==> flow/design.v <==
module timer (
    input wire           clk,
    input wire           rst,
    input wire           start,
    input wire           restart,
    input wire [31:0]    threshold,
    output reg           time_out
);
reg [31:0] counter;
always @(posedge clk or negedge rst) 
begin
    if (!rst) 
    begin
        counter  <= 'b0;
        time_out <= 1'b0;
    end 
    else if (start) 
    begin
        if(!restart)
        begin
            counter <= counter + 'b1;
        end
        else
        begin
            counter <= 'b0;
        end
        if (counter == threshold) 
        begin
            time_out <= 1'b1;
            counter  <= 'd0 ;
        end
        else
        begin
            time_out <= 1'b0;
        end
    end
    else
    begin
        counter <= 'd0;
    end
end
endmodule
module card_handling #(parameter    C_WIDTH   = 6,
                                    P_WIDTH   = 16,
                                    B_WIDTH   = 20,
                                    USERS_NUM = 10)
(
    input wire                  clk,
    input wire                  rst,
    input wire [C_WIDTH-1:0]    card_number,
    input wire                  card_in,
    input wire                  card_out,
    input wire                  operation_done,
    input wire [B_WIDTH-1:0]    updated_balance,
    output reg [P_WIDTH-1:0]    password,
    output reg [B_WIDTH-1:0]    balance,
    output reg                  pass_en     
);
reg [P_WIDTH-1:0] password_rom ;
always @(*)
begin
    case (card_number)
    'd0    : password_rom = 'b0011_0011_0111_0000 ;
    'd1    : password_rom = 'b0011_0101_0000_0110 ;
    'd2    : password_rom = 'b0100_0000_0111_0110 ;
    'd3    : password_rom = 'b0011_0011_0111_0000 ;
    'd4    : password_rom = 'b0101_0010_1001_1000 ;
    'd5    : password_rom = 'b0110_0110_0011_1001 ;
    'd6    : password_rom = 'b0010_0010_1000_0100 ;
    'd7    : password_rom = 'b1001_0001_0010_0101 ;
    'd8    : password_rom = 'b1000_0110_0101_0111 ;
    'd9    : password_rom = 'b0101_0111_1001_0001 ;
    default: password_rom = 'b0 ;
    endcase
end
reg [B_WIDTH*USERS_NUM-1:0] balance_memory ;
reg [B_WIDTH-1:0]           balance_rd ;
localparam [B_WIDTH*USERS_NUM-1:0] BALANCE_INIT = {
    20'd15000 , 20'd40000 , 20'd25000 , 20'd20000 , 20'd4000   ,
    20'd100000, 20'd200000, 20'd10000 , 20'd50000 , 20'd2200   } ;
genvar i ;
generate
for (i = 0 ; i < USERS_NUM ; i = i + 1)
begin : g_balance
    always @(posedge clk or negedge rst) 
    begin
        if (!rst) 
        begin
            balance_memory[i*B_WIDTH +: B_WIDTH] <= BALANCE_INIT[i*B_WIDTH +: B_WIDTH] ;
        end
        else if((card_number == i) && (card_out || operation_done))
        begin
            balance_memory[i*B_WIDTH +: B_WIDTH] <= updated_balance ;
        end
    end
end
endgenerate
integer k ;
always @(*)
begin
    balance_rd = 'b0 ;
    for (k = 0 ; k < USERS_NUM ; k = k + 1)
    begin
        if (card_number == k)
        begin
            balance_rd = balance_memory[k*B_WIDTH +: B_WIDTH] ;
        end
    end
end
always @(posedge clk or negedge rst) 
begin
    if (!rst) 
    begin
        password <= 'b0 ;
        balance  <= 'b0 ;
    end 
    else 
    begin
        if(card_number < USERS_NUM)
        begin
            if(card_in)
            begin
                password <= password_rom ;
                balance  <= balance_rd  ;
            end
        end
        else
        begin
            password <= 'b0 ;
            balance  <= 'b0 ;
        end
    end
end
always @(posedge clk or negedge rst) 
begin
    if(!rst)
    begin
        pass_en <= 1'b0 ;
    end
    else if(card_number < USERS_NUM)
    begin
        pass_en <= card_in ;
    end
    else begin
    end
end
endmodule
module user_interface #(parameter  	P_WIDTH = 16,
                            		B_WIDTH = 20 )
(
    input wire                      clk,
    input wire                      rst,
	input wire                      card_in,
    input wire                      button_0,
    input wire                      button_1,
    input wire                      button_2,
    input wire                      button_3,
    input wire                      button_4,
    input wire                      button_5,
    input wire                      button_6,
    input wire                      button_7,
    input wire                      button_8,
    input wire                      button_9,
    input wire                      enter_button,
    input wire                      cancel_button,
	input wire                      multiple_100_button,
    input wire                      multiple_1000_button,
    input wire                      withdraw_button,
    input wire                      deposit_button,
    input wire                      show_balance,
    input wire                      another_service,
    input wire                      English_button,
    input wire                      Arabic_button,
	output reg     [B_WIDTH-1:0]    entry_value,  
    output reg     [P_WIDTH-1:0]    in_password,  
	output reg     [1:0]            operation,
	output reg     [1:0]	        language
);
reg  [1:0]  count ; 
reg  [3:0]  temp1, temp2, temp3, temp4 ;
reg     [P_WIDTH-1:0]    in_password_temp;
reg     [B_WIDTH-1:0]    entry_value_temp;
reg                 withdraw_hold, withdraw_100_hold, withdraw_1000_hold ;
reg                 withdraw_hold_reg, withdraw_100_hold_reg, withdraw_1000_hold_reg ;
always @(posedge clk or negedge rst) 
begin
	if(!rst)
	begin
		withdraw_hold_reg      <= 1'b0;
		withdraw_100_hold_reg  <= 1'b0;
		withdraw_1000_hold_reg <= 1'b0;
	end
	else
	begin
		withdraw_hold_reg      <= withdraw_hold ;
		withdraw_100_hold_reg  <= withdraw_100_hold ;
		withdraw_1000_hold_reg <= withdraw_1000_hold ;
	end
end
always @(posedge clk or negedge rst) 
begin
	if(!rst)
	begin
		in_password     <= 'b0;
		entry_value  <= 'b0;
	end
	else
	begin
		in_password     <= in_password_temp ;
		entry_value     <= entry_value_temp ;
	end
end
always @(*) 
begin
	if(withdraw_button || deposit_button)
	begin
		entry_value_temp = entry_value ;
		withdraw_hold       = 1'b1; 
		withdraw_100_hold   = 1'b0;
		withdraw_1000_hold  = 1'b0;
	end
	else if(withdraw_hold_reg)
	begin
		entry_value_temp   = entry_value ;
		withdraw_hold      = withdraw_hold_reg ;
		withdraw_100_hold  = withdraw_100_hold_reg ;
		withdraw_1000_hold = withdraw_1000_hold_reg ;
		  if(multiple_100_button)
		begin
			entry_value_temp = entry_value ;
			withdraw_100_hold   = 1'b1;
			withdraw_hold       = 1'b1;
			withdraw_1000_hold  = 1'b0;
		end
		else if(withdraw_100_hold_reg)
		begin
			if(button_1)
			begin
				entry_value_temp = 'd100;
				withdraw_100_hold   = 1'b0;
				withdraw_hold       = 1'b0;
				withdraw_1000_hold  = 1'b0;
			end
			else if(button_2)
			begin
				entry_value_temp = 'd200 ;
				withdraw_100_hold   = 1'b0;
				withdraw_hold       = 1'b0;
				withdraw_1000_hold  = 1'b0;
			end
			else if(button_3)
			begin
				entry_value_temp = 'd300 ;
				withdraw_100_hold   = 1'b0;
				withdraw_hold       = 1'b0;
				withdraw_1000_hold  = 1'b0;
			end
			else if(button_4)
			begin
				entry_value_temp = 'd400 ;
				withdraw_100_hold   = 1'b0;
				withdraw_hold       = 1'b0;
				withdraw_1000_hold  = 1'b0;
			end
			else if(button_5)
			begin
				entry_value_temp      = 'd500 ;
				withdraw_100_hold   = 1'b0;
				withdraw_hold       = 1'b0;
				withdraw_1000_hold  = 1'b0;
			end
			else if(button_6)
			begin
				entry_value_temp      = 'd600 ;
				withdraw_100_hold   = 1'b0;
				withdraw_hold       = 1'b0;
				withdraw_1000_hold  = 1'b0;
			end
			else if(button_7)
			begin
				entry_value_temp      = 'd700 ;
				withdraw_100_hold   = 1'b0;
				withdraw_hold       = 1'b0;
				withdraw_1000_hold  = 1'b0;
			end
			else if(button_8)
			begin
				entry_value_temp      = 'd800 ;
				withdraw_100_hold   = 1'b0;
				withdraw_hold       = 1'b0;
				withdraw_1000_hold  = 1'b0;
			end
			else if(button_9)
			begin
				entry_value_temp      = 'd900 ;
				withdraw_100_hold   = 1'b0;
				withdraw_hold       = 1'b0;
				withdraw_1000_hold  = 1'b0;
			end
			else
			begin
				entry_value_temp = entry_value ;
				withdraw_100_hold   = 1'b1;
				withdraw_hold       = 1'b1;
				withdraw_1000_hold  = 1'b0;
			end
		end
		else if(multiple_1000_button)
		begin
			entry_value_temp = entry_value ;
			withdraw_hold      = 1'b1;
			withdraw_100_hold  = 1'b0;
			withdraw_1000_hold = 1'b1;
		end
		else if(withdraw_1000_hold_reg)
		begin
			if(button_1)
			begin
				entry_value_temp = 'd1000 ;
				withdraw_hold      = 1'b0;
				withdraw_100_hold  = 1'b0;
				withdraw_1000_hold = 1'b0;
			end
			else if(button_2)
			begin
				entry_value_temp = 'd2000 ;
				withdraw_hold      = 1'b0;
				withdraw_100_hold  = 1'b0;
				withdraw_1000_hold = 1'b0;
			end
			else if(button_3)
			begin
				entry_value_temp = 'd3000 ;
				withdraw_hold      = 1'b0;
				withdraw_100_hold  = 1'b0;
				withdraw_1000_hold = 1'b0;
			end
			else if(button_4)
			begin
				entry_value_temp = 'd4000 ;
				withdraw_hold      = 1'b0;
				withdraw_100_hold  = 1'b0;
				withdraw_1000_hold = 1'b0;
			end
			else if(button_5)
			begin
				entry_value_temp = 'd5000 ;
				withdraw_hold      = 1'b0;
				withdraw_100_hold  = 1'b0;
				withdraw_1000_hold = 1'b0;
			end
			else if(button_6)
			begin
				entry_value_temp = 'd6000 ;
				withdraw_hold      = 1'b0;
				withdraw_100_hold  = 1'b0;
				withdraw_1000_hold = 1'b0;
			end
			else if(button_7)
			begin
				entry_value_temp = 'd7000 ;
				withdraw_hold      = 1'b0;
				withdraw_100_hold  = 1'b0;
				withdraw_1000_hold = 1'b0;
			end
			else if(button_8)
			begin
				entry_value_temp = 'd8000 ;
				withdraw_hold      = 1'b0;
				withdraw_100_hold  = 1'b0;
				withdraw_1000_hold = 1'b0;
			end
			else if(button_9)
			begin
				entry_value_temp = 'd9000 ;
				withdraw_hold      = 1'b0;
				withdraw_100_hold  = 1'b0;
				withdraw_1000_hold = 1'b0;
			end
			else
			begin
				entry_value_temp = entry_value ;
				withdraw_hold      = 1'b1;
				withdraw_100_hold  = 1'b0;
				withdraw_1000_hold = 1'b1;
			end
		end 
	end
	else
	begin
		entry_value_temp = entry_value ;
		withdraw_hold      = 1'b0;
		withdraw_100_hold  = 1'b0;
		withdraw_1000_hold = 1'b0;
	end
end
always @(*) 
begin
	if(withdraw_button)
	begin
		operation = 2'b00 ;
	end
	else if(deposit_button)
	begin
		operation = 2'b01 ;
	end
	else if(show_balance)
	begin
		operation = 2'b10 ;
	end
	else
	begin
		operation = 2'b11 ;  
	end
end
always @(posedge clk or negedge rst) 
begin
    if(!rst)
    begin
        count <= 'b0;
		temp1 <= 'd0;
		temp2 <= 'd0;
		temp3 <= 'd0;
		temp4 <= 'd0;
    end
    else if(card_in)
	begin
		count <= 'b0 ;
	end
	else
    begin
        if(button_0)
        begin
		  if(count == 'd0)
		  begin
		   temp1 <= 'd0;
		   count <= count + 1'b1 ;
		  end
		  else if(count == 'd1)
		  begin
		   temp2 <= 'd0;
		   count <= count + 1'b1 ;
		  end
		  else if(count == 'd2)
		  begin
		   temp3 <= 'd0;
		   count <= count + 1'b1 ;
		  end
		  else
		  begin
		   temp4 <= 'd0;
		   count <= 1'b0 ;
		  end
        end
        else if (button_1) 
        begin
		  if(count == 'd0)
		  begin
		   temp1 <= 'd1;
		   count <= count + 1'b1 ;
		  end
		  else if(count == 'd1)
		  begin
		   temp2 <= 'd1;
		   count <= count + 1'b1 ;
		  end
		  else if(count == 'd2)
		  begin
		   temp3 <= 'd1;
		   count <= count + 1'b1 ;
		  end
		  else
		  begin
		   temp4 <= 'd1;
		   count <= 1'b0 ;
		  end
        end
        else if (button_2) 
        begin
		 if(count == 'd0)
		  begin
		   temp1 <= 'd2;
		   count <= count + 1'b1 ;
		  end
		  else if(count == 'd1)
		  begin
		   temp2 <= 'd2;
		   count <= count + 1'b1 ;
		  end
		  else if(count == 'd2)
		  begin
		   temp3 <= 'd2;
		   count <= count + 1'b1 ;
		  end
		  else
		  begin
		   temp4 <= 'd2;
		   count <= 1'b0 ;
		  end
        end
        else if (button_3) 
        begin
		 if(count == 'd0)
		  begin
		   temp1 <= 'd3;
		   count <= count + 1'b1 ;
		  end
		  else if(count == 'd1)
		  begin
		   temp2 <= 'd3;
		   count <= count + 1'b1 ;
		  end
		  else if(count == 'd2)
		  begin
		   temp3 <= 'd3;
		   count <= count + 1'b1 ;
		  end
		  else
		  begin
		   temp4 <= 'd3;
		   count <= 1'b0 ;
		  end
        end
        else if (button_4) 
        begin
		  if(count == 'd0)
		  begin
		   temp1 <= 'd4;
		   count <= count + 1'b1 ;
		  end
		  else if(count == 'd1)
		  begin
		   temp2 <= 'd4;
		   count <= count + 1'b1 ;
		  end
		  else if(count == 'd2)
		  begin
		   temp3 <= 'd4;
		   count <= count + 1'b1 ;
		  end
		  else
		  begin
		   temp4 <= 'd4;
		   count <= 1'b0 ;
		  end
        end
        else if (button_5) 
        begin
           if(count == 'd0)
		  begin
		   temp1 <= 'd5;
		   count <= count + 1'b1 ;
		  end
		  else if(count == 'd1)
		  begin
		   temp2 <= 'd5;
		   count <= count + 1'b1 ;
		  end
		  else if(count == 'd2)
		  begin
		   temp3 <= 'd5;
		   count <= count + 1'b1 ;
		  end
		  else
		  begin
		   temp4 <= 'd5;
		   count <= 1'b0 ;
		  end 
        end
        else if (button_6) 
        begin
		 if(count == 'd0)
		  begin
		   temp1 <= 'd6;
		   count <= count + 1'b1 ;
		  end
		  else if(count == 'd1)
		  begin
		   temp2 <= 'd6;
		   count <= count + 1'b1 ;
		  end
		  else if(count == 'd2)
		  begin
		   temp3 <= 'd6;
		   count <= count + 1'b1 ;
		  end
		  else
		  begin
		   temp4 <= 'd6;
		   count <= 1'b0 ;
		  end 
        end
        else if (button_7) 
        begin
            if(count == 'd0)
		  begin
		   temp1 <= 'd7;
		   count <= count + 1'b1 ;
		  end
		  else if(count == 'd1)
		  begin
		   temp2 <= 'd7;
		   count <= count + 1'b1 ;
		  end
		  else if(count == 'd2)
		  begin
		   temp3 <= 'd7;
		   count <= count + 1'b1 ;
		  end
		  else
		  begin
		   temp4 <= 'd7;
		   count <= 1'b0 ;
		  end 
        end
        else if (button_8) 
        begin
            if(count == 'd0)
		  begin
		   temp1 <= 'd8;
		   count <= count + 1'b1 ;
		  end
		  else if(count == 'd1)
		  begin
		   temp2 <= 'd8;
		   count <= count + 1'b1 ;
		  end
		  else if(count == 'd2)
		  begin
		   temp3 <= 'd8;
		   count <= count + 1'b1 ;
		  end
		  else
		  begin
		   temp4 <= 'd8;
		   count <= 1'b0 ;
		  end 
        end
        else if (button_9) 
        begin
            if(count == 'd0)
		  begin
		   temp1 <= 'd9;
		   count <= count + 1'b1 ;
		  end
		  else if(count == 'd1)
		  begin
		   temp2 <= 'd9;
		   count <= count + 1'b1 ;
		  end
		  else if(count == 'd2)
		  begin
		   temp3 <= 'd9;
		   count <= count + 1'b1 ;
		  end
		  else
		  begin
		   temp4 <= 'd9;
		   count <= 1'b0 ;
		  end 
        end
    end
end
always @(*) begin
    if(enter_button ) 
	begin
		in_password_temp = {temp1, temp2, temp3, temp4} ;
	end
	else
	begin
		in_password_temp = in_password ;
	end
end
always @(*) 
begin
	if(English_button)
	begin
		language = 2'b01;
	end	
	else if(Arabic_button)
	begin
		language = 2'b10;
	end
	else
	begin
		language = 2'b00;   
	end
end
endmodule
module ATM_FSM #(parameter  P_WIDTH = 16,
                            B_WIDTH = 20 )
(
    input wire              clk,
    input wire              rst,
    input wire                       time_out,
    input wire     [P_WIDTH-1:0]     user_password,
    input wire     [B_WIDTH-1:0]     current_balance,
    input wire                       pass_en,
    input wire     [P_WIDTH-1:0]     in_password,
    input wire                       enter_button,
    input wire                       cancel_button,
    input wire                       correction_button,
    input wire                       another_service,
    input wire     [1:0]             language,       
    input wire     [1:0]             operation,      
    input wire     [B_WIDTH-1:0]     actual_deposit_value,
    input wire     [B_WIDTH-1:0]     entry_value,
    output reg     [B_WIDTH-1:0]     updated_balance,
    output reg                       wrong_password,
    output reg                       operation_done,  
    output reg                       error,  
    output reg                       start_timer,  
    output wire                      restart_timer,  
    output reg                       card_out
);
localparam          IDLE             = 4'b0000 ,
                    LANGUAGE         = 4'b0001 ,
                    WRITE_PASS       = 4'b0010 ,
                    CHECK_PASS       = 4'b0011 ,
                    OPERATION        = 4'b0100 ,
                    WRITE_WITHDRAW   = 4'b0101 ,
                    WITHDRAW         = 4'b0110 ,
                    WRITE_DEPOSIT    = 4'b0111 ,
                    DEPOSIT          = 4'b1000 ,
                    BALANCE          = 4'b1001 ;
reg      [3:0]      current_state ,
                    next_state ;
reg      [B_WIDTH-1:0]     updated_balance_comb ;
reg      [1:0]    error_count ;
reg      [1:0]    error_count_reg ;
always @(posedge clk or negedge rst) 
begin
    if(!rst)
    begin
        error_count_reg <= 'b0 ;
    end
    else
    begin
        error_count_reg <= error_count ;
    end
end
reg                        op_done_reg ;
always @(posedge clk or negedge rst) 
begin
    if(!rst)
    begin
        op_done_reg <= 1'b0 ;
    end
    else
    begin
        op_done_reg <= operation_done && ((current_state == WITHDRAW) || (current_state == DEPOSIT)) ;
    end
end
always @(posedge clk or negedge rst) 
begin
    if(!rst)
    begin
        updated_balance <= 'b0 ;
    end
    else
    begin
        if(pass_en)
        begin
            updated_balance <= current_balance ;
        end
        else
        begin
            updated_balance <= updated_balance_comb ;
        end
    end   
end
always @ (posedge clk or negedge rst)
begin
    if(!rst)
    begin
        current_state <= IDLE ;
    end
    else
    begin
        current_state <= next_state ;
    end
end
always @ (*)
begin
    error_count = error_count_reg;
    case (current_state)
    IDLE : begin
        error_count = 'b0;
        if(pass_en)
        begin
            next_state = LANGUAGE ;
        end
        else
        begin
            next_state = IDLE ;
        end
    end
    LANGUAGE : begin
        if(time_out || cancel_button)  
        begin
            next_state = IDLE ;
        end
        else
        begin
            if(language == 2'b01 || language == 2'b10)
            begin
                next_state = WRITE_PASS ;
            end
            else
            begin
                next_state = LANGUAGE ;
            end
        end
    end
    WRITE_PASS : begin
        error_count = error_count_reg;
        if(time_out || cancel_button)
        begin
            next_state = IDLE ;
        end
        else if(enter_button)
        begin
            next_state = CHECK_PASS ;
        end
        else
        begin
            next_state = WRITE_PASS ;
        end
    end
    CHECK_PASS : begin
        if(wrong_password)  
        begin
            if(error_count_reg == 2'b10)
            begin
                error_count = 2'b0;
                next_state = IDLE ;
            end
            else
            begin
                error_count = error_count_reg + 'b1 ;
                next_state = WRITE_PASS ;
            end    
        end
        else
        begin
            error_count = 2'b0;
            next_state = OPERATION ;
        end
    end
    OPERATION : begin
        if(time_out || cancel_button)  
        begin
            next_state = IDLE ;
        end
        else
        begin
            if(operation == 2'b00)
            begin
                next_state = WRITE_WITHDRAW ;
            end
            else if(operation == 2'b01)
            begin
                next_state = WRITE_DEPOSIT ;
            end
            else if(operation == 2'b10)
            begin
                next_state = BALANCE ;
            end
            else
            begin
                next_state = OPERATION ;
            end
        end
    end
    WRITE_WITHDRAW : begin
         error_count = error_count_reg;
        if(time_out || cancel_button)
        begin
            next_state = IDLE ;
        end
        else
        begin
            if(enter_button)
            begin
                next_state = WITHDRAW ;
            end
            else 
            begin
                next_state = WRITE_WITHDRAW ;
            end
        end
    end
    WITHDRAW : begin
        if(operation_done)
        begin
            error_count = 2'b0;
            if(time_out || cancel_button)
            begin
                next_state = IDLE ;
            end
            else
            begin
                if(another_service)
                begin
                    next_state = OPERATION ;
                end
                else
                begin
                    next_state = WITHDRAW ;
                end
            end
        end
        else  
        begin
            if(error_count_reg == 2'b10)
            begin
                error_count = 2'b0;
                next_state = IDLE ;
            end
            else
            begin
                error_count = error_count_reg + 'b1 ;
                next_state = WRITE_WITHDRAW ;
            end
        end
    end
    WRITE_DEPOSIT : begin
         error_count = error_count_reg;
        if(time_out || cancel_button)
        begin
            next_state = IDLE ;
        end
        else
        begin
            if(enter_button)
            begin
                next_state = DEPOSIT ;
            end
            else
            begin
                next_state = WRITE_DEPOSIT ;
            end
        end
    end
    DEPOSIT : begin
        if(operation_done)
        begin
            error_count = 2'b0;
            if(time_out || cancel_button)
            begin
                next_state = IDLE ;
            end
            else
            begin
                if(another_service)
                begin
                    next_state = OPERATION ;
                end
                else
                begin
                    next_state = DEPOSIT ;
                end
            end 
        end
        else  
        begin
            if(error_count_reg == 2'b10)
            begin
                error_count = 2'b0;
                next_state = IDLE ;
            end
            else
            begin
                error_count = error_count_reg + 'b1 ;
                next_state = WRITE_DEPOSIT ;
            end
        end
    end
    BALANCE : begin
        if(time_out || cancel_button)
        begin
            next_state = IDLE ;
        end
        else
        begin
            if(another_service)
            begin
                next_state = OPERATION ;
            end
            else
            begin
                next_state = BALANCE ;
            end
        end
    end
    default : begin
        next_state = IDLE ;
    end
    endcase
end
always @ (*)
begin
    case (current_state)
    IDLE : begin
        wrong_password = 1'b0 ;
        operation_done = 1'b0 ;
        error = 1'b0 ;
        updated_balance_comb = updated_balance ; 
        start_timer = 1'b0 ;
        card_out = 1'b0 ;
    end
    LANGUAGE : begin
        wrong_password = 1'b0 ;
        operation_done = 1'b0 ;
        error = 1'b0 ;
        updated_balance_comb = updated_balance ; 
        start_timer = 1'b1 ;
        if(time_out || cancel_button) 
        begin
            card_out = 1'b1 ;
        end
        else
        begin
            card_out = 1'b0 ;
        end  
    end
    WRITE_PASS : begin
        wrong_password = 1'b0 ;
        operation_done = 1'b0 ;
        error = 1'b0 ;
        updated_balance_comb = updated_balance ; 
        start_timer = 1'b1 ;
        if(time_out || cancel_button) 
        begin
            card_out = 1'b1 ;
        end
        else
        begin
            card_out = 1'b0 ;
        end  
    end
    CHECK_PASS : begin
        operation_done = 1'b0 ;
        updated_balance_comb = updated_balance ; 
        start_timer = 1'b0 ;
        card_out = 1'b0 ;
        if(in_password == user_password)
        begin
            wrong_password = 1'b0 ;
            error = 1'b0 ;
        end
        else
        begin
            wrong_password = 1'b1 ;
            error = 1'b1 ;
        end
    end
    OPERATION : begin
        wrong_password = 1'b0 ;
        operation_done = 1'b0 ;
        error = 1'b0 ;
        updated_balance_comb = updated_balance ;
        start_timer = 1'b1 ;
        if(time_out || cancel_button) 
        begin
            card_out = 1'b1 ;
        end
        else
        begin
            card_out = 1'b0 ;
        end  
    end
    WRITE_WITHDRAW : begin
        wrong_password = 1'b0 ;
        operation_done = 1'b0 ;
        error = 1'b0 ;
        updated_balance_comb = updated_balance ; 
        start_timer = 1'b1 ;
        if(time_out || cancel_button) 
        begin
            card_out = 1'b1 ;
        end
        else
        begin
            card_out = 1'b0 ;
        end  
    end
    WITHDRAW : begin
        wrong_password = 1'b0 ;
        start_timer = 1'b1 ;
        if(!op_done_reg)  
        begin
            if(entry_value > current_balance)
            begin
                error = 1'b1 ;
                updated_balance_comb = updated_balance ;
                operation_done = 1'b0 ;
            end
            else
            begin
                error = 1'b0 ;
                updated_balance_comb = updated_balance - entry_value ;
                operation_done = 1'b1 ;
            end
        end
        else
        begin
            error = 1'b0 ;
            updated_balance_comb = updated_balance ;
            operation_done = 1'b1 ;
        end 
        if(time_out || cancel_button) 
        begin
            card_out = 1'b1 ;
        end
        else
        begin
            card_out = 1'b0 ;
        end  
    end
    WRITE_DEPOSIT : begin
        wrong_password = 1'b0 ;
        operation_done = 1'b0 ;
        error = 1'b0 ;
        updated_balance_comb = updated_balance ; 
        start_timer = 1'b1 ;
        if(time_out || cancel_button) 
        begin
            card_out = 1'b1 ;
        end
        else
        begin
            card_out = 1'b0 ;
        end  
    end
    DEPOSIT : begin
        wrong_password = 1'b0 ;
        start_timer = 1'b1 ;
        if(!op_done_reg)  
        begin
            if(entry_value == actual_deposit_value)
            begin
                error = 1'b0 ;
                updated_balance_comb = updated_balance + actual_deposit_value ;
                operation_done = 1'b1 ;
            end
            else
            begin
                error = 1'b1 ;
                updated_balance_comb = updated_balance ;
                operation_done = 1'b0 ;
            end
        end
        else
        begin
            error = 1'b0 ;
            updated_balance_comb = updated_balance ;
            operation_done = 1'b1 ;
        end
        if(time_out || cancel_button) 
        begin
            card_out = 1'b1 ;
        end
        else
        begin
            card_out = 1'b0 ;
        end   
    end
    BALANCE : begin
        wrong_password = 1'b0 ;
        operation_done = 1'b1 ;
        error = 1'b0 ;
        updated_balance_comb = updated_balance ; 
        start_timer = 1'b1 ;
        if(time_out || cancel_button) 
        begin
            card_out = 1'b1 ;
        end
        else
        begin
            card_out = 1'b0 ;
        end  
    end
    default : begin
        wrong_password = 1'b0 ;
        operation_done = 1'b0 ;
        error = 1'b0 ;
        updated_balance_comb = updated_balance ; 
        start_timer = 1'b0 ;
        card_out = 1'b0 ;
    end
    endcase
end
assign restart_timer = another_service || enter_button || (language == 2'b01) || (language == 2'b10) || (operation == 2'b00) || (operation == 2'b01) || (operation == 2'b10);
endmodule
module ATM_TOP #(parameter  P_WIDTH = 16,
                            B_WIDTH = 20, 
							C_WIDTH = 6)
( 
    input   wire                    clk,
    input   wire                    rst,
	input wire [C_WIDTH-1:0]         card_number,
	input wire                       card_in,
    input wire                      button_0,
    input wire                      button_1,
    input wire                      button_2,
    input wire                      button_3,
    input wire                      button_4,
    input wire                      button_5,
    input wire                      button_6,
    input wire                      button_7,
    input wire                      button_8,
    input wire                      button_9,
    input wire                      enter_button,
    input wire                      cancel_button,
    input wire                      withdraw_button,
    input wire                      deposit_button,
    input wire                      show_balance,
	input wire                      another_service,
    input wire                      English_button,
    input wire                      Arabic_button,
	input wire                      multiple_100_button,
    input wire                      multiple_1000_button,
    input wire     [B_WIDTH-1:0]     actual_deposit_value,
	input wire [31:0]                threshold,
	output wire	                         card_out,
	output wire  [B_WIDTH-1:0]     updated_balance,  
	output wire                    operation_done, 
	output wire                    error,
	output wire                    wrong_password
	);
wire  [B_WIDTH-1:0]         entry_value;
wire  [P_WIDTH-1:0]         password; 
wire  [B_WIDTH-1:0]         balance; 
wire                        pass_en; 
wire  [P_WIDTH-1:0]         in_password ;  
wire  [1:0]                 operation ;  
wire                         time_out ;  
wire                         start_timer ;  
wire                         restart_timer;  
wire     [1:0]               language ;
card_handling U0_card_handling (
    .clk(clk),
    .rst(rst),
    .card_number(card_number),
    .card_in(card_in),
	.card_out(card_out),
	.updated_balance(updated_balance),
    .password(password),
    .balance(balance),
	.operation_done(operation_done),
    .pass_en(pass_en)
);
user_interface U0_user_interface (
    .clk(clk),
    .rst(rst),
    .button_0(button_0),
	.button_1(button_1),
	.button_2(button_2),
	.button_3(button_3),
	.button_4(button_4),
	.button_5(button_5),
	.button_6(button_6),
	.button_7(button_7),
	.button_8(button_8),
	.button_9(button_9),
    .card_in(card_in),
	.multiple_100_button(multiple_100_button),
	.multiple_1000_button(multiple_1000_button),
    .enter_button(enter_button),
    .cancel_button(cancel_button),
    .withdraw_button(withdraw_button),
    .deposit_button(deposit_button),
	.show_balance(show_balance),
	.another_service(another_service),
	.English_button(English_button),
	.Arabic_button(Arabic_button),
	.entry_value(entry_value),
	.in_password(in_password),
	.operation(operation),
	.language(language)
);
timer U0_timer (
    .clk(clk),
    .rst(rst),
	.restart(restart_timer),
    .start(start_timer),
    .threshold(threshold),
    .time_out(time_out)
);
ATM_FSM U0_ATM_FSM (
    .clk(clk),
    .rst(rst),
    .time_out(time_out),
    .user_password(password),
    .current_balance(balance),
    .pass_en(pass_en),
	.card_out(card_out),
    .in_password(in_password),
    .enter_button(enter_button),
	.cancel_button(cancel_button),
	.correction_button(1'b0),
	.another_service(another_service),
	.language(language),
	.operation(operation),
	.entry_value(entry_value),
	.actual_deposit_value(actual_deposit_value),
	.updated_balance(updated_balance),
	.wrong_password(wrong_password),
	.operation_done(operation_done),
	.error(error),
	.start_timer(start_timer),
	.restart_timer(restart_timer)
);
endmodule
* Reports on ATM_TOP
The steps from the RTL of ATM_TOP to its reports follow in flow order. Lines are those of the file above, counted from 1. Cell names lack the library's common part. Not given: --
Set-up: top module ATM_TOP, clock port clk, library sky130hd, library corner tt_025C_1v80

* Word level
Yosys after proc, flatten, opt, wreduce and memory -nomap, before mapping. Memory bits, and registers merged into a memory's read port (data or address), are not among the register bits. Print and check cells are not counted. Equal cells are merged and count once. Memory sizes are those after Yosys's memory passes, which may raise the word count (mostly to a power of two), join words into wider ones and drop unused or constant bits.
Word-level totals: flip-flop bits (word level) 354, memory bits (read-only) 240, memory cells 1, input port bits 81, elaborated cells 384
Operators by class: add/sub/neg operators 5, order comparisons 2, equality and inequality tests 36, multiplexer cells 265, bitwise operators 6, reduce/logical cells 40
Memory list:
- (name not given) | depth 16, width 15, read ports 1, write ports 0, line 62 | case (card_number)
Operators by type and width (count):
- 20-bit 2-to-1 mux | 38
- 4-bit 2-to-1 mux | 147
- 32-bit 2-to-1 mux | 3
- 2-bit 2-to-1 mux | 25
- 16-bit 2-to-1 mux | 3
- 1-bit 2-to-1 mux | 42
- 4-bit parallel mux with 10-bit select | 1
- 20-bit parallel mux with 2-bit select | 1
- 32-bit by 1-bit adder with 32-bit output (second input constant) | 1
- 32-bit == test | 1
- 6-bit by 3-bit == test with 1-bit output (second input constant) | 4
- 20-bit adder | 1
- 20-bit subtractor | 1
- 20-bit greater-than comparator | 1
- 20-bit == test | 1
- 16-bit == test | 1
- 4-bit by 3-bit == test with 1-bit output (second input constant) | 4
- 5-bit AND reduction | 3
- 3-bit != test (second input constant) | 4
- 6-bit by 2-bit == test with 1-bit output (second input constant) | 2
- 6-bit by 4-bit == test with 1-bit output (second input constant) | 2
- 1-bit logical AND | 11
- 1-bit logical OR | 11
- 11-bit != test (second input constant) | 1
- 11-bit nonzero test | 1
- 10-bit != test (second input constant) | 1
- 10-bit nonzero test | 1
- 2-bit == test (second input constant) | 4
Other operator kinds: 24; their cells: 38.

* Logic depth
Longest topological path by Yosys (ltp), each cell counted once; first at word level (registers and memories cut), then after technology mapping (sequential cells cut; the memories' decode and read muxes count).
Depth: depth in word-level cells 15, ABC_AREA 0, mapped depth 16

* After synthesis
The flow's flattened synthesis, as Yosys stat reports it; memories are mapped. The netlist is that of the ABC_AREA named above (0 if unset); the other value can give another one.
Cell types:
- dfrtp_1 | count 294, area in all 7.36E+03 µm²
- mux2_2 | count 231, area in all 2.6E+03 µm²
- dfstp_2 | count 57, area in all 1.5E+03 µm²
- nor2_1 | count 157, area in all 589.315 µm²
- o21ai_0 | count 114, area in all 570.547 µm²
- ha_1 | count 43, area in all 538.016 µm²
- xnor2_1 | count 57, area in all 499.229 µm²
- nand2_1 | count 125, area in all 469.2 µm²
- xor2_1 | count 53, area in all 464.195 µm²
- a21oi_1 | count 69, area in all 345.331 µm²
- clkbuf_1 | count 83, area in all 311.549 µm²
- a221oi_1 | count 24, area in all 210.202 µm²
- inv_1 | count 52, area in all 195.187 µm²
- a221o_1 | count 19, area in all 190.182 µm²
- mux2i_1 | count 19, area in all 190.182 µm²
- a211oi_1 | count 21, area in all 157.651 µm²
- nand3_1 | count 30, area in all 150.144 µm²
- nand4_1 | count 24, area in all 150.144 µm²
Not listed: further types 52, cells in them 276.
Mapped netlist: standard cells after synthesis 1748, chip area (Yosys) 18380.1 µm², sequential part of the area 8854.7 µm², mapped flip-flops 351, buffers 111
The figures by module come from a second, unflattened synthesis with its own total; it is not the netlist above.
Unflattened totals: cell total of the unflattened synthesis 1839, area (unflattened synthesis) 19531.2 µm²
Each row is one instance without its submodules.
Modules:
- card_handling | times used 1, cells 935, area 11135.7 µm²
- ATM_FSM | times used 1, cells 495, area 3946.3 µm²
- user_interface | times used 1, cells 203, area 2442.3 µm²
- timer | times used 1, cells 205, area 2003.2 µm²
- ATM_TOP | times used 1, cells 1, area 3.8 µm²

* Timing after synthesis
Source: OpenSTA report_checks on the synthesized netlist (no wires, ideal clock, input and output delay 20% of the period each), path of least setup slack; recovery checks are left aside. Register names are those of the netlist, which keeps one name where synthesis merged equal registers.
Timing post-synthesis: path kind input to output, start in actual_deposit_value[17], end out operation_done, period 6.0 ns, input delay 1.200 ns, data arrival time 2.714 ns, path slack 2.086 ns, delay of the path 1.514 ns, stages 6, buffers on the path 0, synthesis period reached 3.914 ns
"delay of the path" = arrival - input delay + setup time. At an output port there is no setup time. "stages" counts driving pins, that of a launching flip-flop among them; a cell with two outputs on the path counts twice. "synthesis period reached" is the clock period less the worst setup slack; recovery checks do not enter. This is arithmetic on one report: input and output delays are still those of the set period (20% each). The rows between start and end are the longest chain of elaborated cells between them; the timing report does not say that the signal goes this way. Where chains are equally long, one stands for them. A line is the first line of the expression or statement that the cell stems from. Yosys adds cells for indexed reads and writes and turns some case tables into memories.
Between the ends, post-synthesis: cell sequence or4_1 > nor4_1 > a41oi_1 > a21oi_1 > nand2_1 > inv_1, length of the longest elaborated chain 4, elaborated cells between the ends (all ways) 4, RTL lines with such cells 3
RTL lines, path post-synthesis:
- start: declaration | line 1224 | input wire     [B_WIDTH-1:0]     actual_deposit_value,
- 20-bit == test | line 1141 | if(entry_value == actual_deposit_value)
- 1-bit 2-to-1 mux | line 1141
- 1-bit 2-to-1 mux | line 1139 | if(!op_done_reg)
- 1-bit parallel mux with 3-bit select | line 1003 | case (current_state)
- end: declaration | line 1228 | output wire operation_done,

* Timing after layout
Path of least setup slack in the final report of flow run 1 (OpenROAD, finished layout, wires in). Where an end is a register, its clock arrival counts in the times.
Timing after layout: path kind register to register, start reg U0_user_interface.entry_value[8], end reg U0_ATM_FSM.updated_balance[18], period 3.45 ns, setup time 0.09 ns, data arrival time 4.32 ns, path slack -0.40 ns, stages 17, buffers on the path 3
The rows between start and end are the longest chain of elaborated cells between them; the timing report does not say that the signal goes this way. Where chains are equally long, one stands for them. A register here has more assigning lines than the two given.
Between the ends, after layout: cell sequence dfrtp_1 > nor4_4 > nand2b_1 > or3_4 > buf_4 > buf_6 > buf_4 > a21oi_2 > a21oi_2 > ha_2 > a21o_1 > a211o_1 > a2111o_1 > a311oi_2 > o21bai_1 > mux2i_1 > a211o_1, length of the longest elaborated chain 5, elaborated cells between the ends (all ways) 12, RTL lines with such cells 7
RTL lines, path after layout:
- start: declaration | line 174 | output reg [B_WIDTH-1:0] entry_value,
- start: assignment | line 205 | entry_value <= 'b0;
- start: assignment | line 210 | entry_value <= entry_value_temp ;
- 20-bit subtractor | line 1102 | updated_balance_comb = updated_balance - entry_value ;
- 20-bit 2-to-1 mux | line 1093 | if(entry_value > current_balance)
- 20-bit 2-to-1 mux | line 1091 | if(!op_done_reg)
- 20-bit parallel mux with 2-bit select | line 1003 | case (current_state)
- 20-bit 2-to-1 mux | line 762 | if(pass_en)
- end: assignment | line 764 | updated_balance <= current_balance ;
- end: assignment | line 768 | updated_balance <= updated_balance_comb ;
- end: declaration | line 708 | output reg     [B_WIDTH-1:0]     updated_balance,

FLOW RESULTS
============

Stored flow runs of ATM_TOP (6 of them; Yosys, OpenROAD, sky130hd). They differ in their settings and are not a sequence. Constraints: input delay and output delay 20% of the set period each, output load 0.01 pF.
"worst setup path time" = time allowed to the worst setup path (clock period - input delay - output delay, where it has them) - its slack; a late launch clock adds to it, a late capture clock takes from it.
"power" rests on the timing tool's default activity at the inputs, not on a simulated workload.
[flow run 1] settings: ABC_AREA=0, CELL_PAD_IN_SITES_DETAIL_PLACEMENT=1, CELL_PAD_IN_SITES_GLOBAL_PLACEMENT=2, CORE_MARGIN=8, CTS_CLUSTER_DIAMETER=307, CTS_CLUSTER_SIZE=42, PLACE_DENSITY=0.38, SETUP_SLACK_MARGIN=0.53, SLEW_MARGIN=40, TNS_END_PERCENT=25, period_ns=3.45, CAP_MARGIN=20, CORE_UTILIZATION=40
[flow run 1] result: chip area after synthesis (Yosys) 18380.1 µm², die area 53065.7 µm², standard-cell area of the final layout 24181.9 µm², utilization 0.533, worst setup slack after layout -0.403 ns, worst hold slack 0.519 ns, power 9426 µW, worst setup path time 3.85 ns, worst setup path kind register to register
[flow run 2] settings: CORE_UTILIZATION=40, period_ns=7.66, CAP_MARGIN=20, CORE_MARGIN=2, SLEW_MARGIN=20
[flow run 2] result: chip area after synthesis (Yosys) 18380.1 µm², die area 47681.1 µm², standard-cell area of the final layout 21190.3 µm², utilization 0.467, worst setup slack after layout 1.755 ns, worst hold slack 0.477 ns, power 4713 µW, worst setup path time 2.84 ns, worst setup path kind input to output
[flow run 3] settings: CAP_MARGIN=20, CELL_PAD_IN_SITES_DETAIL_PLACEMENT=2, CELL_PAD_IN_SITES_GLOBAL_PLACEMENT=1, CORE_UTILIZATION=23, CTS_CLUSTER_SIZE=71, GPL_ROUTABILITY_DRIVEN=1, GPL_TIMING_DRIVEN=0, HOLD_SLACK_MARGIN=0.14, MAX_ROUTING_LAYER=met5, MIN_ROUTING_LAYER=met2, PLACE_DENSITY_LB_ADDON=0.13, SETUP_SLACK_MARGIN=1.33, TNS_END_PERCENT=65, period_ns=9.34, CORE_MARGIN=2, SLEW_MARGIN=20
[flow run 3] result: chip area after synthesis (Yosys) 18380.1 µm², die area 82191.2 µm², standard-cell area of the final layout 22341.4 µm², utilization 0.283, worst setup slack after layout 2.386 ns, worst hold slack 0.499 ns, power 4215 µW, worst setup path time 3.22 ns, worst setup path kind input to output
[flow run 4] settings: ABC_AREA=1, CELL_PAD_IN_SITES_GLOBAL_PLACEMENT=2, CORE_MARGIN=8, CTS_CLUSTER_DIAMETER=307, CTS_CLUSTER_SIZE=14, PLACE_DENSITY=0.38, SETUP_SLACK_MARGIN=0.53, SLEW_MARGIN=10, TNS_END_PERCENT=85, period_ns=6.45, CAP_MARGIN=20, CORE_UTILIZATION=40
[flow run 4] result: chip area after synthesis (Yosys) 19602.6 µm², die area 56346.9 µm², standard-cell area of the final layout 21815.9 µm², utilization 0.448, worst setup slack after layout 1.726 ns, worst hold slack 0.463 ns, power 5438 µW, worst setup path time 2.14 ns, worst setup path kind input to output
[flow run 5] settings: CAP_MARGIN=10, CELL_PAD_IN_SITES_DETAIL_PLACEMENT=2, CELL_PAD_IN_SITES_GLOBAL_PLACEMENT=3, CORE_UTILIZATION=57, CTS_CLUSTER_SIZE=71, GPL_ROUTABILITY_DRIVEN=1, GPL_TIMING_DRIVEN=0, MAX_ROUTING_LAYER=met5, MIN_ROUTING_LAYER=met1, PLACE_DENSITY_LB_ADDON=0.13, SETUP_SLACK_MARGIN=1.33, period_ns=9.34, CORE_MARGIN=2, SLEW_MARGIN=20
[flow run 5] result: did not finish, placement stopped with FLW-0024
[flow run 6] settings: CAP_MARGIN=20, CELL_PAD_IN_SITES_DETAIL_PLACEMENT=0, CELL_PAD_IN_SITES_GLOBAL_PLACEMENT=1, CORE_MARGIN=6, CORE_UTILIZATION=23, CTS_CLUSTER_SIZE=82, GPL_ROUTABILITY_DRIVEN=1, GPL_TIMING_DRIVEN=1, HOLD_SLACK_MARGIN=0.14, MAX_ROUTING_LAYER=met5, MIN_ROUTING_LAYER=met2, PLACE_DENSITY=0.49, SETUP_SLACK_MARGIN=1.33, TNS_END_PERCENT=65, period_ns=9.34, SLEW_MARGIN=20
[flow run 6] result: chip area after synthesis (Yosys) 18380.1 µm², die area 86842.2 µm², standard-cell area of the final layout 22086.2 µm², utilization 0.28, worst setup slack after layout 2.585 ns, worst hold slack 0.493 ns, power 4167 µW, worst setup path time 3.02 ns, worst setup path kind input to output
